==> flow/design.v <==
module stream_fifo #(
    parameter DATA_WIDTH = 32,
    parameter FIFO_LEN = 16
) (
    input logic ACLK,
    input logic ARESETn,
    input logic [DATA_WIDTH-1:0] data_i,
    input logic valid_i,
    output logic ready_o,
    output logic [DATA_WIDTH-1:0]  data_o,
    output logic valid_o,
    input logic ready_i
);
    localparam ADDR_WIDTH = $clog2(FIFO_LEN);
    logic [DATA_WIDTH-1:0] fifo_mem [FIFO_LEN];
    logic [ADDR_WIDTH-1:0] read_ptr, read_ptr_reg;
    logic [ADDR_WIDTH-1:0] write_ptr;
    logic [ADDR_WIDTH:0] count;
    assign data_o = fifo_mem[read_ptr];
    assign valid_o = (count > 0);
    assign ready_o = !(count == FIFO_LEN);
    always_ff @(posedge ACLK or negedge ARESETn) begin
        if (!ARESETn) begin
            read_ptr <= 0;
            write_ptr <= 0;
            count <= 0;
        end
        else begin
            if (valid_i && ready_o) begin
                write_ptr <= (write_ptr == (FIFO_LEN - 1)) ? 0 : write_ptr + 1;
            end
            if (valid_o && ready_i) begin
                read_ptr <= (read_ptr == (FIFO_LEN - 1)) ? 0 : read_ptr + 1;
            end
            if (valid_i && ready_o && !(valid_o && ready_i)) begin
                count <= count + 1;
            end
            else if (!(valid_i && ready_o) && (valid_o && ready_i)) begin
                count <= count - 1;
            end
        end
    end
    always @(posedge ACLK) begin
        if (valid_i && ready_o) begin
            fifo_mem[write_ptr] <= data_i;
        end
    end
endmodule
module algorithm_selector_XY #(
    parameter MAX_ROUTERS_X = 4,
    parameter MAX_ROUTERS_X_WIDTH
    = $clog2(MAX_ROUTERS_X),
    parameter MAX_ROUTERS_Y = 4,
    parameter MAX_ROUTERS_Y_WIDTH
    = $clog2(MAX_ROUTERS_Y),
    parameter ROUTER_X = 0,
    parameter ROUTER_Y = 0,
    parameter CHANNEL_NUMBER = 5
) (
    input  logic [MAX_ROUTERS_X_WIDTH-1:0] target_x_i,
    input  logic [MAX_ROUTERS_Y_WIDTH-1:0] target_y_i,
    output logic [CHANNEL_NUMBER-1:0]      selector_o
);
    assign selector_o[0] = ((target_x_i == ROUTER_X) && (target_y_i == ROUTER_Y));
    assign selector_o[1] = (target_y_i < ROUTER_Y);
    assign selector_o[2] = (target_x_i > ROUTER_X);
    assign selector_o[3] = (target_y_i > ROUTER_Y);
    assign selector_o[4] = (target_x_i < ROUTER_X);
endmodule
module arbiter #(
    parameter AXIS_DATA_WIDTH = 40,
    parameter ID_WIDTH = 4,
    parameter CHANNEL_NUMBER = 5,
    parameter CHANNEL_NUMBER_WIDTH
    = $clog2(CHANNEL_NUMBER),
    parameter MAX_ROUTERS_X = 4,
    parameter MAX_ROUTERS_X_WIDTH
    = $clog2(MAX_ROUTERS_X),
    parameter MAX_ROUTERS_Y = 4,
    parameter MAX_ROUTERS_Y_WIDTH
    = $clog2(MAX_ROUTERS_Y),
    parameter FLIT_WIDTH = AXIS_DATA_WIDTH + 2*(AXIS_DATA_WIDTH/8) + 1 + ID_WIDTH
) (
    input clk_i, rst_n_i,
    input  logic [CHANNEL_NUMBER*FLIT_WIDTH-1:0] in_data_i,
    input  logic [CHANNEL_NUMBER-1:0]            in_valid_i,
    output logic [CHANNEL_NUMBER-1:0]            in_ready_o,
    output logic [FLIT_WIDTH-1:0]                out_data_o,
    output logic                                 out_valid_o,
    input  logic                                 out_ready_i,
    output logic [CHANNEL_NUMBER_WIDTH-1:0] current_grant_o,
    output logic [MAX_ROUTERS_X_WIDTH-1:0] target_x_o,
    output logic [MAX_ROUTERS_Y_WIDTH-1:0] target_y_o
);
    localparam [ID_WIDTH-1:0] ROUTING_HEADER = '0;
    logic [MAX_ROUTERS_X_WIDTH-1:0] target_x_reg [CHANNEL_NUMBER];
    logic [MAX_ROUTERS_Y_WIDTH-1:0] target_y_reg [CHANNEL_NUMBER];
    logic [CHANNEL_NUMBER_WIDTH-1:0] next_grant;
    logic [CHANNEL_NUMBER_WIDTH-1:0] increment;
    logic [CHANNEL_NUMBER-1:0] valid_i;
    logic [CHANNEL_NUMBER*2 - 1:0] shifted_valid_i;
    logic [7:0] packages_left [CHANNEL_NUMBER];
    logic [ID_WIDTH-1:0] out_tid;
    logic [AXIS_DATA_WIDTH-1:0] out_tdata;
    logic out_is_header;
    assign out_tid   = out_data_o[ID_WIDTH-1:0];
    assign out_tdata = out_data_o[FLIT_WIDTH-1 -: AXIS_DATA_WIDTH];
    assign out_is_header = out_valid_o && (out_tid == ROUTING_HEADER);
    assign target_x_o = out_is_header ?
                        out_tdata[
                            MAX_ROUTERS_X_WIDTH+MAX_ROUTERS_Y_WIDTH-1:
                            MAX_ROUTERS_X_WIDTH
                        ] : target_x_reg[current_grant_o];
    assign target_y_o = out_is_header ?
                        out_tdata[
                            MAX_ROUTERS_X_WIDTH-1:0
                        ] : target_y_reg[current_grant_o];
    assign valid_i = in_valid_i;
    assign shifted_valid_i = {valid_i, valid_i} >> current_grant_o;
    always_ff @(posedge clk_i or negedge rst_n_i) begin
        if (!rst_n_i) begin
            current_grant_o <= '0;
            for (int i = 0; i < CHANNEL_NUMBER; i++) begin
                packages_left[i] <= '0;
                target_x_reg[i]  <= '0;
                target_y_reg[i]  <= '0;
            end
        end
        else begin
            if (out_is_header) begin
                packages_left[current_grant_o] <= out_tdata[
                    (MAX_ROUTERS_X_WIDTH+MAX_ROUTERS_Y_WIDTH) * 2
                    +8-1:
                    (MAX_ROUTERS_X_WIDTH+MAX_ROUTERS_Y_WIDTH) * 2
                ];
                target_y_reg[current_grant_o] <= out_tdata[
                    MAX_ROUTERS_X_WIDTH-1:0
                ];
                target_x_reg[current_grant_o] <= out_tdata[
                    MAX_ROUTERS_X_WIDTH+MAX_ROUTERS_Y_WIDTH-1:
                    MAX_ROUTERS_X_WIDTH
                ];
            end
            else begin
                packages_left[current_grant_o] <= packages_left[current_grant_o] - {7'd0, (in_ready_o[current_grant_o] & out_valid_o)};
            end
            if (!in_ready_o[current_grant_o] || !out_valid_o || (packages_left[current_grant_o] == 1 && out_valid_o && in_ready_o[current_grant_o])) begin
                current_grant_o <= next_grant;
            end
        end
    end
    always_comb begin
        next_grant = current_grant_o;
        increment = 0;
        for (int i = CHANNEL_NUMBER-1; i > 0; i--) begin
            if (shifted_valid_i[i]) begin
                increment = i;
            end
        end
        next_grant = ({29'd0, next_grant} + {29'd0, increment}) >= CHANNEL_NUMBER ?
        (next_grant + increment - CHANNEL_NUMBER):
        (next_grant + increment);
    end
    always_comb begin
        in_ready_o = '0;
        out_data_o  = in_data_i[current_grant_o*FLIT_WIDTH +: FLIT_WIDTH];
        out_valid_o = in_valid_i[current_grant_o];
        in_ready_o[current_grant_o] = out_ready_i;
    end
endmodule
module algorithm #(
    parameter AXIS_DATA_WIDTH = 40,
    parameter ID_WIDTH = 4,
    parameter CHANNEL_NUMBER = 5,
    parameter CHANNEL_NUMBER_WIDTH
    = $clog2(CHANNEL_NUMBER),
    parameter MAX_ROUTERS_X = 4,
    parameter MAX_ROUTERS_X_WIDTH
    = $clog2(MAX_ROUTERS_X),
    parameter MAX_ROUTERS_Y = 4,
    parameter MAX_ROUTERS_Y_WIDTH
    = $clog2(MAX_ROUTERS_Y),
    parameter ROUTER_X = 0,
    parameter ROUTER_Y = 0,
    parameter FLIT_WIDTH = AXIS_DATA_WIDTH + 2*(AXIS_DATA_WIDTH/8) + 1 + ID_WIDTH
) (
    input clk_i, rst_n_i,
    input  logic [FLIT_WIDTH-1:0]                in_data_i,
    input  logic                                 in_valid_i,
    output logic                                 in_ready_o,
    output logic [CHANNEL_NUMBER*FLIT_WIDTH-1:0] out_data_o,
    output logic [CHANNEL_NUMBER-1:0]            out_valid_o,
    input  logic [CHANNEL_NUMBER-1:0]            out_ready_i,
    input logic [MAX_ROUTERS_X_WIDTH-1:0] target_x_i,
    input logic [MAX_ROUTERS_Y_WIDTH-1:0] target_y_i
);
    localparam [ID_WIDTH-1:0] ROUTING_HEADER = '0;
    logic [CHANNEL_NUMBER_WIDTH-1:0] ctrl;
    logic [CHANNEL_NUMBER-1:0] selector;
    logic [CHANNEL_NUMBER-1:0] busy;
    logic [CHANNEL_NUMBER-1:0] busy_next;
    logic in_is_header;
    logic in_tlast;
    logic pass;
    assign in_is_header = (in_data_i[ID_WIDTH-1:0] == ROUTING_HEADER);
    assign in_tlast     = in_data_i[ID_WIDTH];
    algorithm_selector_XY #(
       .MAX_ROUTERS_X(MAX_ROUTERS_X),
       .MAX_ROUTERS_Y(MAX_ROUTERS_Y),
       .ROUTER_X(ROUTER_X),
       .ROUTER_Y(ROUTER_Y),
       .CHANNEL_NUMBER(CHANNEL_NUMBER)
    ) algorithm_selector (
        .target_x_i(target_x_i),
        .target_y_i(target_y_i),
        .selector_o(selector)
    );
    always_comb begin
        ctrl = '0;
        for (int i = 0; i < CHANNEL_NUMBER; i++) begin
            if(selector[CHANNEL_NUMBER - 1 - i]) begin
                ctrl = CHANNEL_NUMBER - 1 - i;
            end
        end
    end
    assign pass = !in_is_header || !busy[ctrl];
    always_comb begin
        out_data_o  = '0;
        out_valid_o = '0;
        in_ready_o  = pass ? out_ready_i[ctrl] : 1'b0;
        out_data_o[ctrl*FLIT_WIDTH +: FLIT_WIDTH] = pass ? in_data_i : '0;
        out_valid_o[ctrl] = pass ? in_valid_i : 1'b0;
    end
    always_ff @(posedge clk_i or negedge rst_n_i) begin
        if(!rst_n_i) begin
            busy <= '0;
        end else begin
            busy <= busy_next;
        end
    end
    always_comb begin
        busy_next = busy;
        if (in_valid_i && in_is_header) begin
            busy_next[ctrl] = out_ready_i[ctrl] ? 1'b1 : busy[ctrl];
        end
        else if (in_valid_i) begin
            if (in_tlast && out_ready_i[ctrl]) begin
                busy_next[ctrl] = 1'b0;
            end
        end
    end
endmodule
module router #(
    parameter AXIS_DATA_WIDTH = 40,
    parameter ID_WIDTH = 4,
    parameter CHANNEL_NUMBER = 5,
    parameter BUFFER_LENGTH = 8,
    parameter MAX_ROUTERS_X = 4,
    parameter MAX_ROUTERS_X_WIDTH
    = $clog2(MAX_ROUTERS_X),
    parameter MAX_ROUTERS_Y = 4,
    parameter MAX_ROUTERS_Y_WIDTH
    = $clog2(MAX_ROUTERS_Y),
    parameter ROUTER_X = 1,
    parameter ROUTER_Y = 2,
    parameter STRB_WIDTH = AXIS_DATA_WIDTH/8
)(
    input  clk_i, rst_n_i,
    input  logic [CHANNEL_NUMBER*AXIS_DATA_WIDTH-1:0] in_tdata_i,
    input  logic [CHANNEL_NUMBER*STRB_WIDTH-1:0]      in_tstrb_i,
    input  logic [CHANNEL_NUMBER*STRB_WIDTH-1:0]      in_tkeep_i,
    input  logic [CHANNEL_NUMBER-1:0]                 in_tlast_i,
    input  logic [CHANNEL_NUMBER*ID_WIDTH-1:0]        in_tid_i,
    input  logic [CHANNEL_NUMBER-1:0]                 in_tvalid_i,
    output logic [CHANNEL_NUMBER-1:0]                 in_tready_o,
    output logic [CHANNEL_NUMBER*AXIS_DATA_WIDTH-1:0] out_tdata_o,
    output logic [CHANNEL_NUMBER*STRB_WIDTH-1:0]      out_tstrb_o,
    output logic [CHANNEL_NUMBER*STRB_WIDTH-1:0]      out_tkeep_o,
    output logic [CHANNEL_NUMBER-1:0]                 out_tlast_o,
    output logic [CHANNEL_NUMBER*ID_WIDTH-1:0]        out_tid_o,
    output logic [CHANNEL_NUMBER-1:0]                 out_tvalid_o,
    input  logic [CHANNEL_NUMBER-1:0]                 out_tready_i
);
    localparam FLIT_WIDTH = AXIS_DATA_WIDTH + 2*STRB_WIDTH + 1 + ID_WIDTH;
    logic [CHANNEL_NUMBER*FLIT_WIDTH-1:0] in_flit;
    logic [CHANNEL_NUMBER*FLIT_WIDTH-1:0] queue_o_data;
    logic [CHANNEL_NUMBER-1:0]            queue_o_valid;
    logic [CHANNEL_NUMBER-1:0]            queue_o_ready;
    logic [FLIT_WIDTH-1:0] arbiter_o_data;
    logic                  arbiter_o_valid;
    logic                  arbiter_o_ready;
    logic [CHANNEL_NUMBER*FLIT_WIDTH-1:0] out_flit;
    logic [MAX_ROUTERS_X_WIDTH-1:0] target_x;
    logic [MAX_ROUTERS_Y_WIDTH-1:0] target_y;
    generate
        genvar i;
        for (i = 0; i < CHANNEL_NUMBER; i++) begin : gen_fifos
            assign in_flit[i*FLIT_WIDTH +: FLIT_WIDTH] = {
                in_tdata_i[i*AXIS_DATA_WIDTH +: AXIS_DATA_WIDTH],
                in_tstrb_i[i*STRB_WIDTH +: STRB_WIDTH],
                in_tkeep_i[i*STRB_WIDTH +: STRB_WIDTH],
                in_tlast_i[i],
                in_tid_i[i*ID_WIDTH +: ID_WIDTH]
            };
            assign {
                out_tdata_o[i*AXIS_DATA_WIDTH +: AXIS_DATA_WIDTH],
                out_tstrb_o[i*STRB_WIDTH +: STRB_WIDTH],
                out_tkeep_o[i*STRB_WIDTH +: STRB_WIDTH],
                out_tlast_o[i],
                out_tid_o[i*ID_WIDTH +: ID_WIDTH]
            } = out_flit[i*FLIT_WIDTH +: FLIT_WIDTH];
            stream_fifo #(
                .DATA_WIDTH(FLIT_WIDTH),
                .FIFO_LEN(BUFFER_LENGTH)
            ) q (
                .ACLK(clk_i),
                .ARESETn(rst_n_i),
                .data_i(in_flit[i*FLIT_WIDTH +: FLIT_WIDTH]),
                .valid_i(in_tvalid_i[i]),
                .ready_o(in_tready_o[i]),
                .data_o(queue_o_data[i*FLIT_WIDTH +: FLIT_WIDTH]),
                .valid_o(queue_o_valid[i]),
                .ready_i(queue_o_ready[i])
            );
        end
    endgenerate
    arbiter #(
        .AXIS_DATA_WIDTH(AXIS_DATA_WIDTH),
        .ID_WIDTH(ID_WIDTH),
        .CHANNEL_NUMBER(CHANNEL_NUMBER),
        .MAX_ROUTERS_X(MAX_ROUTERS_X),
        .MAX_ROUTERS_Y(MAX_ROUTERS_Y)
    ) arb (
        .clk_i(clk_i), .rst_n_i(rst_n_i),
        .in_data_i(queue_o_data),
        .in_valid_i(queue_o_valid),
        .in_ready_o(queue_o_ready),
        .out_data_o(arbiter_o_data),
        .out_valid_o(arbiter_o_valid),
        .out_ready_i(arbiter_o_ready),
        .current_grant_o(),
        .target_x_o(target_x),
        .target_y_o(target_y)
    );
    algorithm #(
        .AXIS_DATA_WIDTH(AXIS_DATA_WIDTH),
        .ID_WIDTH(ID_WIDTH),
        .CHANNEL_NUMBER(CHANNEL_NUMBER),
        .MAX_ROUTERS_X(MAX_ROUTERS_X),
        .MAX_ROUTERS_Y(MAX_ROUTERS_Y),
        .ROUTER_X(ROUTER_X),
        .ROUTER_Y(ROUTER_Y)
    ) alg (
        .clk_i(clk_i), .rst_n_i(rst_n_i),
        .in_data_i(arbiter_o_data),
        .in_valid_i(arbiter_o_valid),
        .in_ready_o(arbiter_o_ready),
        .out_data_o(out_flit),
        .out_valid_o(out_tvalid_o),
        .out_ready_i(out_tready_i),
        .target_x_i(target_x),
        .target_y_i(target_y)
    );
endmodule
### Tool chain data of router

Module router before and after one edit of its RTL, step after step.
Lines under "unedited" count in the file above, lines under "edited" in the edited file.
"difference": "edited" minus "unedited" as printed here. "relative change": 100 x difference / "unedited".
Operators carry their Yosys type and port widths (W data, S select, Z words).
Cell names lack the library's common part.
The mark n/a stands for no value.

* top: router
* clock port: clk_i
* standard-cell library: sky130hd
* corner: tt_025C_1v80

### Diff

The edit as a unified diff against the file above.
This change comes from a script, not from a designer. The edited design behaves differently; no optimisation was intended.

```diff
@@ -27,5 +27,5 @@
         end
         else begin
-            if (valid_i && ready_o) begin
+            if (valid_i || ready_o) begin
                 write_ptr <= (write_ptr == (FIFO_LEN - 1)) ? 0 : write_ptr + 1;
             end
```

### Word-level counts

Counts by Yosys on the flattened word-level netlist (proc, flatten, opt, wreduce). Print and check cells are left out.
Yosys's memory passes give these memory sizes; they may raise the number of words (mostly to a power of two), join words into wider ones and drop unused or constant bits.

Bit counts
* register bits after elaboration: unedited 118, edited 118, difference 0, relative change 0.00%
* memory bits (writable): unedited 2200, edited 2200, difference 0, relative change 0.00%
* memories kept: unedited 5, edited 5, difference 0, relative change 0.00%
* input bits: unedited 287, edited 287, difference 0, relative change 0.00%
* output and inout port bits: unedited 285, edited 285, difference 0, relative change 0.00%
* word-level cells: unedited 250, edited 255, difference +5, relative change +2.00%

Memory list
* shape (words x width / read and write ports): unedited gen_fifos[0].q.fifo_mem 8x55 r1 w1; gen_fifos[1].q.fifo_mem 8x55 r1 w1; gen_fifos[2].q.fifo_mem 8x55 r1 w1; gen_fifos[3].q.fifo_mem 8x55 r1 w1; gen_fifos[4].q.fifo_mem 8x55 r1 w1, edited gen_fifos[0].q.fifo_mem 8x55 r1 w1; gen_fifos[1].q.fifo_mem 8x55 r1 w1; gen_fifos[2].q.fifo_mem 8x55 r1 w1; gen_fifos[3].q.fifo_mem 8x55 r1 w1; gen_fifos[4].q.fifo_mem 8x55 r1 w1

Operators by class
* add/sub/neg operators: unedited 27, edited 27, difference 0, relative change 0.00%
* multipliers: unedited 2, edited 2, difference 0, relative change 0.00%
* magnitude comparators: unedited 10, edited 10, difference 0, relative change 0.00%
* eq/ne operators: unedited 22, edited 22, difference 0, relative change 0.00%
* shift operators: unedited 12, edited 12, difference 0, relative change 0.00%
* muxes and demuxes: unedited 73, edited 73, difference 0, relative change 0.00%
* bitwise operators: unedited 5, edited 5, difference 0, relative change 0.00%
* reduce/logical cells: unedited 62, edited 67, difference +5, relative change +8.06%

Operators with widths
* $logic_or A1 B1 Y1: unedited 3, edited 8, difference +5, relative change +166.67%

Unchanged operator kinds not shown: 48.

### Longest topological paths

Depth = most cells in a row (Yosys ltp): at word level without a register or memory, in the mapped netlist without a sequential cell, where the memories' decode and read muxes count.

Depth
* depth in word-level cells: unedited 21, edited 21, difference 0, relative change 0.00%
* ABC_AREA: unedited 0, edited 0
* gate-level depth with buffers: unedited 26, edited 28, difference +2, relative change +7.69%
* mapped depth without buffers: unedited 21, edited 21, difference 0, relative change 0.00%

### After synthesis

The flow's flattened synthesis, as Yosys stat reports it; memories are mapped. The netlist is that of the ABC_AREA named above (0 if unset); the other value can give another one.

Mapped netlist
* cell count: unedited 4581, edited 4605, difference +24, relative change +0.52%
* synthesis area (sq mm): unedited 0.0924875, edited 0.0924537, difference -0.0000338, relative change -0.04%
* sequential area (sq mm): unedited 0.0690162, edited 0.0690162, difference 0.0000000, relative change 0.00%
* mapped flip-flops: unedited 2318, edited 2318, difference 0, relative change 0.00%
* buffers: unedited 248, edited 251, difference +3, relative change +1.21%

Cell types
* buf_2: unedited 30, edited 68, difference +38, relative change +126.67%
* nand2_1: unedited 162, edited 189, difference +27, relative change +16.67%
* clkbuf_1: unedited 134, edited 110, difference -24, relative change -17.91%
* a21oi_1: unedited 57, edited 39, difference -18, relative change -31.58%
* o21ai_0: unedited 54, edited 72, difference +18, relative change +33.33%
* buf_1: unedited 69, edited 54, difference -15, relative change -21.74%
* inv_1: unedited 38, edited 23, difference -15, relative change -39.47%
* nand2b_1: unedited 23, edited 37, difference +14, relative change +60.87%
* nor2_2: unedited 1, edited 14, difference +13, relative change +1300.00%
* o22ai_1: unedited 62, edited 52, difference -10, relative change -16.13%
* nor2_1: unedited 345, edited 354, difference +9, relative change +2.61%
* nand3_1: unedited 20, edited 29, difference +9, relative change +45.00%
* a211oi_1: unedited 11, edited 2, difference -9, relative change -81.82%
* mux2_2: unedited 48, edited 40, difference -8, relative change -16.67%
* nor2_4: unedited 9, edited 1, difference -8, relative change -88.89%
* nor4_1: unedited 15, edited 8, difference -7, relative change -46.67%
* o22a_1: unedited 4, edited 11, difference +7, relative change +175.00%
* mux4_2: unedited 563, edited 557, difference -6, relative change -1.07%

Unchanged cell types not shown: 13.
The list need not be complete.
By module: a second synthesis without flattening, with its own total; a netlist apart from the flattened one above.

Unflattened totals
* cells (unflattened synthesis): unedited 4592, edited 4602, difference +10, relative change +0.22%
* area (unflattened synthesis) (sq mm): unedited 0.0947484, edited 0.0947922, difference +0.0000438, relative change +0.05%

Rows give one instance, submodules left out.

Modules, unedited
* stream_fifo: times used 5, cells 702, area 0.0171727 sq mm, sequential area 0.0134629 sq mm
* arbiter: times used 1, cells 675, area 0.0059394 sq mm, sequential area 0.0015765 sq mm
* algorithm: times used 1, cells 402, area 0.0029153 sq mm, sequential area 0.0001251 sq mm
* algorithm_selector_XY: times used 1, cells 5, area 0.00003 sq mm, sequential area 0 sq mm
* router: times used 1, cells 0, area 0 sq mm, sequential area 0 sq mm

Modules, edited
* stream_fifo: times used 5, cells 704, area 0.0171815 sq mm, sequential area 0.0134629 sq mm
* arbiter: times used 1, cells 675, area 0.0059394 sq mm, sequential area 0.0015765 sq mm
* algorithm: times used 1, cells 402, area 0.0029153 sq mm, sequential area 0.0001251 sq mm
* algorithm_selector_XY: times used 1, cells 5, area 0.00003 sq mm, sequential area 0 sq mm
* router: times used 1, cells 0, area 0 sq mm, sequential area 0 sq mm

### Path before layout

Path of least setup slack by OpenSTA after synthesis, without wires, with an ideal clock, recovery checks aside; 20% of the period is set as input and as output delay. Where synthesis merged equal registers, the netlist keeps one of their names.

Path after synthesis
* kind: unedited input -> register, edited register -> output
* start point: unedited input in_tvalid_i[4], edited register arb.current_grant_o[0]
* end point: unedited memory gen_fifos[4].q.fifo_mem[0][0], edited output out_tdata_o[91]
* clock period (ps): unedited 7500, edited 7500, difference 0, relative change 0.00%
* input delay (ps): unedited 1500
* external output delay (ps): edited 1500
* setup time (ps): unedited 604
* launch time at the first pin (ps): unedited 1500, edited 0, difference -1500, relative change -100.00%
* data arrival time (ps): unedited 6880, edited 4849, difference -2031, relative change -29.52%
* data required time (ps): unedited 6896, edited 6000, difference -896, relative change -12.99%
* path slack (ps): unedited 16, edited 1151, difference +1135
* path delay (ps): unedited 5984, edited 4849, difference -1135, relative change -18.97%
* driving pins on the path: unedited 2, edited 20, difference +18, relative change +900.00%
* buffers on the path: unedited 0, edited 8, difference +8
* period reached after synthesis (ps): unedited 7484, edited 6349, difference -1135, relative change -15.17%

"path delay" is the arrival time less input delay plus setup time.
At an output port there is no setup time.
"driving pins on the path" counts driving pins, that of a launching flip-flop among them; a cell with two outputs on the path counts twice.
"period reached after synthesis" is the clock period less the worst setup slack; recovery checks do not enter. This is arithmetic on one report: input and output delays are still those of the set period (20% each).
The rows between start and end are the longest chain of elaborated cells between them; the timing report does not say that the signal goes this way. Where chains are equally long, one stands for them.
A line is the first line of the expression or statement that the cell stems from. Yosys adds cells for indexed reads and writes and turns some case tables into memories.
unedited: The path ends at the enable pin of a flip-flop; only ways to that pin are counted.

On the way, after synthesis, unedited:
* path through: nand2_1 -> nor4_1
* length of the longest elaborated chain: 2
* elaborated cells between the ends (all ways): 3
* classes of those cells: 2 x mux; 1 x reduce/logical

RTL lines, path after synthesis, unedited
* from (decl): RTL line 274 `input  logic [CHANNEL_NUMBER-1:0]                 in_tvalid_i,`
* $logic_and A1 B1 Y1: RTL line 44 `if (valid_i && ready_o) begin`
* $mux W3: RTL line 44
* to (decl): RTL line 15 `logic [DATA_WIDTH-1:0] fifo_mem [FIFO_LEN];`

On the way, after synthesis, edited:
* path through: dfrtp_1 -> clkbuf_1 -> inv_1 -> buf_2 -> clkbuf_1 -> buf_1 -> ha_1 -> or4_1 -> o21ai_0 -> clkbuf_1 -> mux2i_1 -> and3_1 -> o21ai_0 -> and3_1 -> clkbuf_1 -> ha_1 -> or4_4 -> buf_6 -> buf_6 -> nor2_1
* length of the longest elaborated chain: 16
* elaborated cells between the ends (all ways): 34
* classes of those cells: 1 x add/sub; 2 x mul; 4 x compare; 6 x eq/ne; 4 x shift; 10 x mux; 7 x reduce/logical

RTL lines, path after synthesis, edited
* from (decl): RTL line 91 `output logic [CHANNEL_NUMBER_WIDTH-1:0] current_grant_o,`
* from (assign): RTL line 122 `current_grant_o <= '0;`
* from (assign): RTL line 148 `current_grant_o <= next_grant;`
* $mul A3 B6 Y9: RTL line 166 `out_data_o  = in_data_i[current_grant_o*FLIT_WIDTH +: FLIT_WIDTH];`
* $shiftx A275 B32 Y55: RTL line 166
* $logic_not A4 Y1: RTL line 108 `assign out_is_header = out_valid_o && (out_tid == ROUTING_HEADER);`
* $logic_and A1 B1 Y1: RTL line 108
* $mux W2: RTL line 109
* $lt A2 B1 Y1: RTL line 68
* $mux W3 x5: RTL line 221 `if(selector[CHANNEL_NUMBER - 1 - i]) begin`
* $shiftx A5 B3 Y1: RTL line 226 `assign pass = !in_is_header || !busy[ctrl];`
* $logic_not A1 Y1: RTL line 226
* $logic_or A1 B1 Y1: RTL line 226
* $mux W55: RTL line 231 `out_data_o[ctrl*FLIT_WIDTH +: FLIT_WIDTH] = pass ? in_data_i : '0;`
* $shift A55 B33 Y275: RTL line 231
* to (decl): RTL line 276 `output logic [CHANNEL_NUMBER*AXIS_DATA_WIDTH-1:0] out_tdata_o,`

### Worst path after layout

Path of least setup slack in the final report of each run of pair A (OpenROAD, finished layout, wires in). Where an end is a register, its clock arrival counts in the times.
The report prints the path's times to 10 ps; the period is as set.

Path post-layout
* kind: unedited register -> output, edited register -> output
* start point: unedited register gen_fifos[0].q.read_ptr[0], edited register gen_fifos[3].q.read_ptr[0]
* end point: unedited output out_tdata_o[98], edited output out_tstrb_o[1]
* clock period (ps): unedited 7500, edited 7500, difference 0, relative change 0.00%
* external output delay (ps): unedited 1500, edited 1500, difference 0, relative change 0.00%
* launch time at the first pin (ps): unedited 880, edited 870, difference -10, relative change -1.14%
* data arrival time (ps): unedited 5930, edited 5970, difference +40, relative change +0.67%
* data required time (ps): unedited 6000, edited 6000, difference 0, relative change 0.00%
* path slack (ps): unedited 70, edited 30, difference -40
* driving pins on the path: unedited 17, edited 16, difference -1, relative change -5.88%
* buffers on the path: unedited 5, edited 2, difference -3, relative change -60.00%

The rows between start and end are the longest chain of elaborated cells between them; the timing report does not say that the signal goes this way. Where chains are equally long, one stands for them.
The chain passes a memory read, where the word-level depth is cut; so it can be longer than that depth.

On the way, post-layout, unedited:
* path through: dfrtp_4 -> buf_2 -> buf_4 -> mux4_2 -> o22ai_1 -> a311oi_2 -> a31o_2 -> inv_1 -> buf_4 -> nor2_1 -> mux2i_2 -> ha_1 -> mux2_4 -> or3_2 -> buf_8 -> nor2_4 -> clkdlybuf4s50_1
* length of the longest elaborated chain: 16
* elaborated cells between the ends (all ways): 26
* classes of those cells: 1 x add/sub; 1 x mul; 4 x compare; 2 x eq/ne; 3 x shift; 8 x mux; 6 x reduce/logical; 1 x memory

RTL lines, path post-layout, unedited
* from (decl): RTL line 16 `logic [ADDR_WIDTH-1:0] read_ptr, read_ptr_reg;`
* from (assign): RTL line 24 `read_ptr <= 0;`
* from (assign): RTL line 33 `read_ptr <= (read_ptr == (FIFO_LEN - 1)) ? 0 : read_ptr + 1;`
* $mem_v2 Z8 W55: RTL line 15 `logic [DATA_WIDTH-1:0] fifo_mem [FIFO_LEN];`
* $shiftx A275 B32 Y55: RTL line 166 `out_data_o  = in_data_i[current_grant_o*FLIT_WIDTH +: FLIT_WIDTH];`
* $logic_not A4 Y1: RTL line 108 `assign out_is_header = out_valid_o && (out_tid == ROUTING_HEADER);`
* $logic_and A1 B1 Y1: RTL line 108
* $mux W2: RTL line 109
* $lt A2 B1 Y1: RTL line 68
* $mux W3 x5: RTL line 221 `if(selector[CHANNEL_NUMBER - 1 - i]) begin`
* $shiftx A5 B3 Y1: RTL line 226 `assign pass = !in_is_header || !busy[ctrl];`
* $logic_not A1 Y1: RTL line 226
* $logic_or A1 B1 Y1: RTL line 226
* $mux W55: RTL line 231 `out_data_o[ctrl*FLIT_WIDTH +: FLIT_WIDTH] = pass ? in_data_i : '0;`
* $shift A55 B33 Y275: RTL line 231
* to (decl): RTL line 276 `output logic [CHANNEL_NUMBER*AXIS_DATA_WIDTH-1:0] out_tdata_o,`

On the way, post-layout, edited:
* path through: dfrtp_4 -> mux4_2 -> mux2i_2 -> a31oi_1 -> a31oi_1 -> nor3_2 -> or2_2 -> and3_2 -> inv_1 -> ha_2 -> inv_1 -> nor2_4 -> nand4b_1 -> buf_12 -> nor2_1 -> clkdlybuf4s50_1
* length of the longest elaborated chain: 16
* elaborated cells between the ends (all ways): 26
* classes of those cells: 1 x add/sub; 1 x mul; 4 x compare; 2 x eq/ne; 3 x shift; 8 x mux; 6 x reduce/logical; 1 x memory

RTL lines, path post-layout, edited
* from (decl): RTL line 16 `logic [ADDR_WIDTH-1:0] read_ptr, read_ptr_reg;`
* from (assign): RTL line 24 `read_ptr <= 0;`
* from (assign): RTL line 33 `read_ptr <= (read_ptr == (FIFO_LEN - 1)) ? 0 : read_ptr + 1;`
* $mem_v2 Z8 W55: RTL line 15 `logic [DATA_WIDTH-1:0] fifo_mem [FIFO_LEN];`
* $shiftx A275 B32 Y55: RTL line 166 `out_data_o  = in_data_i[current_grant_o*FLIT_WIDTH +: FLIT_WIDTH];`
* $logic_not A4 Y1: RTL line 108 `assign out_is_header = out_valid_o && (out_tid == ROUTING_HEADER);`
* $logic_and A1 B1 Y1: RTL line 108
* $mux W2: RTL line 109
* $lt A2 B1 Y1: RTL line 68
* $mux W3 x5: RTL line 221 `if(selector[CHANNEL_NUMBER - 1 - i]) begin`
* $shiftx A5 B3 Y1: RTL line 226 `assign pass = !in_is_header || !busy[ctrl];`
* $logic_not A1 Y1: RTL line 226
* $logic_or A1 B1 Y1: RTL line 226
* $mux W55: RTL line 231 `out_data_o[ctrl*FLIT_WIDTH +: FLIT_WIDTH] = pass ? in_data_i : '0;`
* $shift A55 B33 Y275: RTL line 231
* to (decl): RTL line 277 `output logic [CHANNEL_NUMBER*STRB_WIDTH-1:0]      out_tstrb_o,`

### Layout results

Both versions went through the flow (Yosys, OpenROAD) with the same settings in each pair. Constraints: input delay and output delay 20% of the set period each, output load 0.01 pF.

Settings, pair A:
* CORE_UTILIZATION: 45
* PLACE_DENSITY: 0.6
* period_ns: 7.5
* CAP_MARGIN: 20
* CORE_MARGIN: 2
* SLEW_MARGIN: 20

Results, pair A
* chip area after synthesis (Yosys) (sq mm): unedited 0.0924875, edited 0.0924537, difference -0.0000338, relative change -0.04%
* die outline area (sq mm): unedited 0.209169, edited 0.209096, difference -0.000073, relative change -0.03%
* standard-cell area after layout (sq mm): unedited 0.110619, edited 0.109793, difference -0.000826, relative change -0.75%
* worst setup slack after layout (ps): unedited 71, edited 28, difference -43
* setup total negative slack (ps): unedited 0, edited 0, difference 0
* clock period reached (ps): unedited 7429, edited 7472, difference +43, relative change +0.58%

Settings, pair B:
* ABC_AREA: 0
* CORE_UTILIZATION: 31
* CTS_CLUSTER_DIAMETER: 370
* CTS_CLUSTER_SIZE: 10
* GPL_ROUTABILITY_DRIVEN: 1
* PLACE_DENSITY: 0.57
* period_ns: 5.35
* CAP_MARGIN: 20
* CORE_MARGIN: 2
* SLEW_MARGIN: 20

Results, pair B
* chip area after synthesis (Yosys) (sq mm): unedited 0.0924875, edited 0.0924537, difference -0.0000338, relative change -0.04%
* die outline area (sq mm): unedited 0.302731, edited 0.302621, difference -0.000110, relative change -0.04%
* standard-cell area after layout (sq mm): unedited 0.118032, edited 0.115334, difference -0.002698, relative change -2.29%
* worst setup slack after layout (ps): unedited -904, edited -771, difference +133
* setup total negative slack (ps): unedited -188378, edited -167475, difference +20903
* clock period reached (ps): unedited 6254, edited 6121, difference -133, relative change -2.13%

"clock period reached" means the clock period less the worst setup slack. The figure is calculated, with input and output delays left at 20% of the set period.
